==> flow/design.v <==
`timescale 1ns/100ps
module mult_stage( input clock, reset, start, nuke, 
		   input [63:0] product_in, mplier_in, mcand_in,
		   output logic done,
		   output logic [63:0] product_out, mplier_out, mcand_out
		  );
	logic [63:0] prod_in_reg, partial_prod_reg;
	logic [63:0] partial_product, next_mplier, next_mcand;
	assign product_out = prod_in_reg + partial_prod_reg;
	assign partial_product = mplier_in[7:0] * mcand_in;
	assign next_mplier = {8'b0,mplier_in[63:8]};
	assign next_mcand = {mcand_in[55:0],8'b0};
	always_ff @(posedge clock) begin
		prod_in_reg      <= product_in;
		partial_prod_reg <= partial_product;
		mplier_out       <= next_mplier;
		mcand_out        <= next_mcand;
	end
	always_ff @(posedge clock) begin
		if(reset)
			done <= 1'b0;
		else if(nuke)
			done <= 1'b0;
		else
			done <= start;
	end
endmodule
`timescale 1ns/100ps
module mult(	input clock, reset, nuke, 
		input [63:0] mcand, mplier,
		input start,
		output [63:0] product,
		output done
	   );
  	logic [63:0] mcand_out, mplier_out;
  	logic [(7*64)-1:0] internal_products, internal_mcands, internal_mpliers;
  	logic [6:0] internal_dones;
	mult_stage mstage [7:0]  (
		.clock(clock),
		.reset(reset),
		.nuke(nuke), 
		.product_in({internal_products,64'h0}),
		.mplier_in({internal_mpliers,mplier}),
		.mcand_in({internal_mcands,mcand}),
		.start({internal_dones,start}),
		.product_out({product,internal_products}),
		.mplier_out({mplier_out,internal_mpliers}),
		.mcand_out({mcand_out,internal_mcands}),
		.done({done,internal_dones})
	);
endmodule
# --- From RTL to reports: mult ---
# The steps from the RTL of mult to its reports follow in flow order.
# Lines are those of the file above, counted from 1.
inputs:
  top: "mult"
  clock: "clock"
  library: "sky130hd"
  lib_corner: "tt_025C_1v80"

# --- Word level ---
# Yosys after proc, flatten, opt, wreduce and memory -nomap, before mapping. Enables and synchronous resets that opt folds into registers are not counted as muxes. Memory bits, and registers merged into a memory's read port (data or address), are not among the register bits. Print and check cells are not counted. Equal cells are merged and count once.
classes:
  n_addsub: 7
  mul: 8
  reduce_and_logical: 1
ops:
  columns: ["operator", "n"]
  rows:
  - ["multiplier 8 x 64 -> 64 bit", 1]
  - ["adder 64 bit", 7]
  - ["multiplier 8 x 56 -> 56 bit", 1]
  - ["multiplier 8 x 48 -> 48 bit", 1]
  - ["multiplier 8 x 40 -> 40 bit", 1]
  - ["multiplier 8 x 32 -> 32 bit", 1]
  - ["multiplier 8 x 24 -> 24 bit", 1]
  - ["multiplier 8 x 16 -> 16 bit", 1]
  - ["multiplier 8 x 8 -> 8 bit", 1]
  - ["OR reduction 2 bit", 1]
word_totals:
  in_bits: 132
  output_inout_bits: 65
  ff_bits: 1192

# --- Logic depth ---
# Longest topological path by Yosys (ltp), each cell counted once; first at word level (registers and memories cut), then after technology mapping (sequential cells cut; the memories' decode and read muxes count).
logic_depth:
  word_depth: 1
  ABC_AREA: 0
  ltp_mapped: 23
  ltp_nobuf: 21

# --- After synthesis ---
# Yosys stat after the flow's synthesis: flattened, memories mapped to cells. It holds for the ABC_AREA given above (unset counts as 0); a run with the other value may have another netlist.
# Totals and module areas in this step are rounded.
mapped:
  stdcells: 9442
  flip_flops: 1192
  yosys_area_um2: 94000
types:
  columns: ["cell_type", "n"]
  rows:
  - ["sky130_fd_sc_hd__fa_1", 1447]
  - ["sky130_fd_sc_hd__dfxtp_1", 1192]
  - ["sky130_fd_sc_hd__and2_1", 1505]
  - ["sky130_fd_sc_hd__ha_1", 569]
  - ["sky130_fd_sc_hd__inv_1", 1262]
  - ["sky130_fd_sc_hd__xnor2_1", 401]
  - ["sky130_fd_sc_hd__nand2_1", 768]
  - ["sky130_fd_sc_hd__a21oi_1", 381]
  - ["sky130_fd_sc_hd__a21o_1", 232]
  - ["sky130_fd_sc_hd__xor2_1", 129]
  - ["sky130_fd_sc_hd__o21ai_0", 222]
  - ["sky130_fd_sc_hd__nor2_1", 251]
  - ["sky130_fd_sc_hd__clkbuf_1", 232]
  - ["sky130_fd_sc_hd__o21a_1", 67]
  - ["sky130_fd_sc_hd__o21bai_1", 61]
  - ["sky130_fd_sc_hd__nand3_1", 90]
  - ["sky130_fd_sc_hd__buf_4", 56]
  - ["sky130_fd_sc_hd__nand2b_1", 66]
# Other cell types: 61; their cells: 511.
# By module: a second synthesis without flattening, with its own total; a netlist apart from the flattened one above.
hier_totals:
  hier_cells: 19361
  area_unflattened_um2: 180000
# Each row is one instance without its submodules.
modules:
  columns: ["module", "n_inst", "area_um2", "seq_area_um2", "n_cells"]
  rows:
  - ["mult_stage", 8, 23000, 4800, 2420]
  - ["mult", 1, 3.8, 0.0, 1]

# --- Timing after synthesis ---
# Path of least setup slack by OpenSTA after synthesis, without wires, with an ideal clock, recovery checks aside; 20% of the period is set as input and as output delay. Where synthesis merged equal registers, the netlist keeps one of their names.
synth_path:
  path_type: "input to register"
  startpoint: "input mplier[5]"
  endpoint: "register mstage[0].partial_prod_reg[48]"
  t_arrival_ns: 6.360
  t_first_pin_ns: 1.400
  required_time_ns: 6.875
  setup_slack_ns: 0.516
  clock_period_ns: 7.0
  delay_ns: 5.085
  driving_pins: 22
  in_delay_ns: 1.400
  synth_period_reached_ns: 6.484
# "delay_ns" is the arrival time less input delay plus setup time.
# "driving_pins": output pins that drive a net of the path, with the launching flip-flop's if there is one; two outputs of one cell count as two.
# "synth_period_reached_ns" = period - worst setup slack (recovery checks aside). The figure is calculated, with input and output delays left at 20% of the set period.
# Between the ends stands the longest chain of elaborated cells between them, by number of cells; it is not shown to be the way that was timed. Of several equally long chains one is given.
# Each line given opens the expression or statement behind the cell; cells for indexed reads and writes are added by Yosys, which also makes memories of some case tables.
synth_between:
  path_cell_list: "sky130_fd_sc_hd__clkbuf_1 sky130_fd_sc_hd__clkbuf_1 sky130_fd_sc_hd__nand2_1 sky130_fd_sc_hd__fa_1 sky130_fd_sc_hd__inv_1 sky130_fd_sc_hd__fa_1 sky130_fd_sc_hd__fa_1 sky130_fd_sc_hd__inv_1 sky130_fd_sc_hd__fa_1 sky130_fd_sc_hd__inv_1 sky130_fd_sc_hd__ha_1 sky130_fd_sc_hd__a2111oi_0 sky130_fd_sc_hd__o21ai_0 sky130_fd_sc_hd__a32oi_1 sky130_fd_sc_hd__o21ai_0 sky130_fd_sc_hd__a21oi_1 sky130_fd_sc_hd__o21ai_0 sky130_fd_sc_hd__o21ai_0 sky130_fd_sc_hd__o41a_1 sky130_fd_sc_hd__o21ai_0 sky130_fd_sc_hd__a21oi_1 sky130_fd_sc_hd__xnor2_1"
  elab_chain_cells: 1
  cone_cells: 1
  cone_classes: "mul: 1"
synth_lines:
  columns: ["item", "line", "source"]
  rows:
  - ["start: declaration", 30, "input [63:0] mcand, mplier,"]
  - ["multiplier 8 x 64 -> 64 bit", 10, null]
  - ["end: assignment", 15, null]
  - ["end: declaration", 7, "logic [63:0] prod_in_reg, partial_prod_reg;"]

# --- Path in the finished layout ---
# From the final timing report of flow run 1: the path of least setup slack in the routed layout; clock arrival at registers is part of the times.
layout_path:
  path_type: "input to register"
  startpoint: "input mplier[2]"
  endpoint: "register mstage[0].partial_prod_reg[57]"
  clock_period_ns: 6.66
  in_delay_ns: 1.33
  t_first_pin_ns: 1.33
  t_arrival_ns: 6.53
  setup_slack_ns: 0.84
  driving_pins: 21
  required_time_ns: 7.37
# Between the ends stands the longest chain of elaborated cells between them, by number of cells; it is not shown to be the way that was timed. Of several equally long chains one is given.
layout_between:
  path_cell_list: "sky130_fd_sc_hd__buf_12 sky130_fd_sc_hd__buf_12 sky130_fd_sc_hd__buf_6 sky130_fd_sc_hd__buf_4 sky130_fd_sc_hd__buf_4 sky130_fd_sc_hd__and2_1 sky130_fd_sc_hd__fa_1 sky130_fd_sc_hd__fa_1 sky130_fd_sc_hd__fa_1 sky130_fd_sc_hd__fa_1 sky130_fd_sc_hd__ha_1 sky130_fd_sc_hd__a21o_1 sky130_fd_sc_hd__a21o_1 sky130_fd_sc_hd__a21o_1 sky130_fd_sc_hd__a21oi_1 sky130_fd_sc_hd__nor2_1 sky130_fd_sc_hd__a211oi_1 sky130_fd_sc_hd__nand2_4 sky130_fd_sc_hd__a221o_1 sky130_fd_sc_hd__a31oi_1 sky130_fd_sc_hd__xnor2_1"
  elab_chain_cells: 1
  cone_cells: 1
  cone_classes: "mul: 1"
layout_lines:
  columns: ["item", "line", "source"]
  rows:
  - ["start: declaration", 30, "input [63:0] mcand, mplier,"]
  - ["multiplier 8 x 64 -> 64 bit", 10, null]
  - ["end: assignment", 15, null]
  - ["end: declaration", 7, "logic [63:0] prod_in_reg, partial_prod_reg;"]

# Settings and measured results of 5 stored flow runs for module mult (sky130hd), not sorted in any way. The constraints put input and output delay at 20% of the set period each and load the outputs with 0.01 pF.
# "achieved_clock_period_ns" is the run's clock period less its worst setup slack. It is reckoned from that one timing run; input and output delays stay at 20% of the period that was set.
# "worst_path_allowed_less_slack_ns" means the part of the period allowed to the worst setup path (the constraints hold back 20% at inputs and 20% at outputs) less its slack; where the path has registers, the arrival times of their clocks count too.
# Results are given in rounded form.
runs:
  - name: "flow run 1"
    settings:
      CORE_UTILIZATION: 40
      SETUP_SLACK_MARGIN: 1.56
      period_ns: 6.66
      CAP_MARGIN: 20
      CORE_MARGIN: 2
      SLEW_MARGIN: 20
    results:
      yosys_chip_area_um2: 94000
      final_die_area_um2: 240000
      finish.stdcell_area_um2: 110000
      final_util_pct: 47
      worst_setup_slack_ns: 0.84
      total_negative_slack_ns: 0.000
      holdWs_ns: 0.31
      achieved_clock_period_ns: 5.822
      worst_path_allowed_less_slack_ns: 4.49
      timing.worst_path_kind: "input to register"
  - name: "flow run 2"
    settings:
      CORE_UTILIZATION: 40
      period_ns: 5.15
      CAP_MARGIN: 20
      CORE_MARGIN: 2
      SLEW_MARGIN: 20
    results:
      yosys_chip_area_um2: 94000
      final_die_area_um2: 240000
      finish.stdcell_area_um2: 120000
      final_util_pct: 50
      worst_setup_slack_ns: -0.31
      total_negative_slack_ns: -5.7
      holdWs_ns: 0.29
      achieved_clock_period_ns: 5.459
      worst_path_allowed_less_slack_ns: 4.43
      timing.worst_path_kind: "input to register"
  - name: "flow run 3"
    settings:
      ABC_AREA: 0
      CAP_MARGIN: 0
      CELL_PAD_IN_SITES_DETAIL_PLACEMENT: 1
      CORE_ASPECT_RATIO: 0.54
      CORE_MARGIN: 7
      CORE_UTILIZATION: 18
      CTS_CLUSTER_DIAMETER: 50
      CTS_CLUSTER_SIZE: 19
      GPL_ROUTABILITY_DRIVEN: 1
      GPL_TIMING_DRIVEN: 0
      HOLD_SLACK_MARGIN: 0.23
      MIN_ROUTING_LAYER: "met2"
      PLACE_DENSITY_LB_ADDON: 0.01
      SETUP_SLACK_MARGIN: 0.16
      TNS_END_PERCENT: 80
      period_ns: 10.3
      SLEW_MARGIN: 20
    results:
      yosys_chip_area_um2: 94000
      final_die_area_um2: 540000
      finish.stdcell_area_um2: 110000
      final_util_pct: 22
      worst_setup_slack_ns: 0.55
      total_negative_slack_ns: 0.000
      holdWs_ns: 0.32
      achieved_clock_period_ns: 9.754
      worst_path_allowed_less_slack_ns: 7.69
      timing.worst_path_kind: "input to register"
  - name: "flow run 4"
    settings:
      ABC_AREA: 1
      CELL_PAD_IN_SITES_GLOBAL_PLACEMENT: 1
      CORE_UTILIZATION: 40
      CTS_CLUSTER_SIZE: 69
      GPL_ROUTABILITY_DRIVEN: 0
      HOLD_SLACK_MARGIN: 0.07
      PLACE_DENSITY: 0.79
      TNS_END_PERCENT: 95
      period_ns: 4.24
      CAP_MARGIN: 20
      CORE_MARGIN: 2
      SLEW_MARGIN: 20
    results:
      yosys_chip_area_um2: 110000
      final_die_area_um2: 280000
      finish.stdcell_area_um2: 140000
      final_util_pct: 50
      worst_setup_slack_ns: -0.40
      total_negative_slack_ns: -26
      holdWs_ns: 0.29
      achieved_clock_period_ns: 4.644
      worst_path_allowed_less_slack_ns: 4.64
      timing.worst_path_kind: "register to register"
  - name: "flow run 5"
    settings:
      CORE_UTILIZATION: 40
      period_ns: 7.0
      CAP_MARGIN: 20
      CORE_MARGIN: 2
      SLEW_MARGIN: 20
    results:
      yosys_chip_area_um2: 94000
      final_die_area_um2: 240000
      finish.stdcell_area_um2: 110000
      final_util_pct: 45
      worst_setup_slack_ns: 0.40
      total_negative_slack_ns: 0.000
      holdWs_ns: 0.31
      achieved_clock_period_ns: 6.598
      worst_path_allowed_less_slack_ns: 5.20
      timing.worst_path_kind: "input to register"
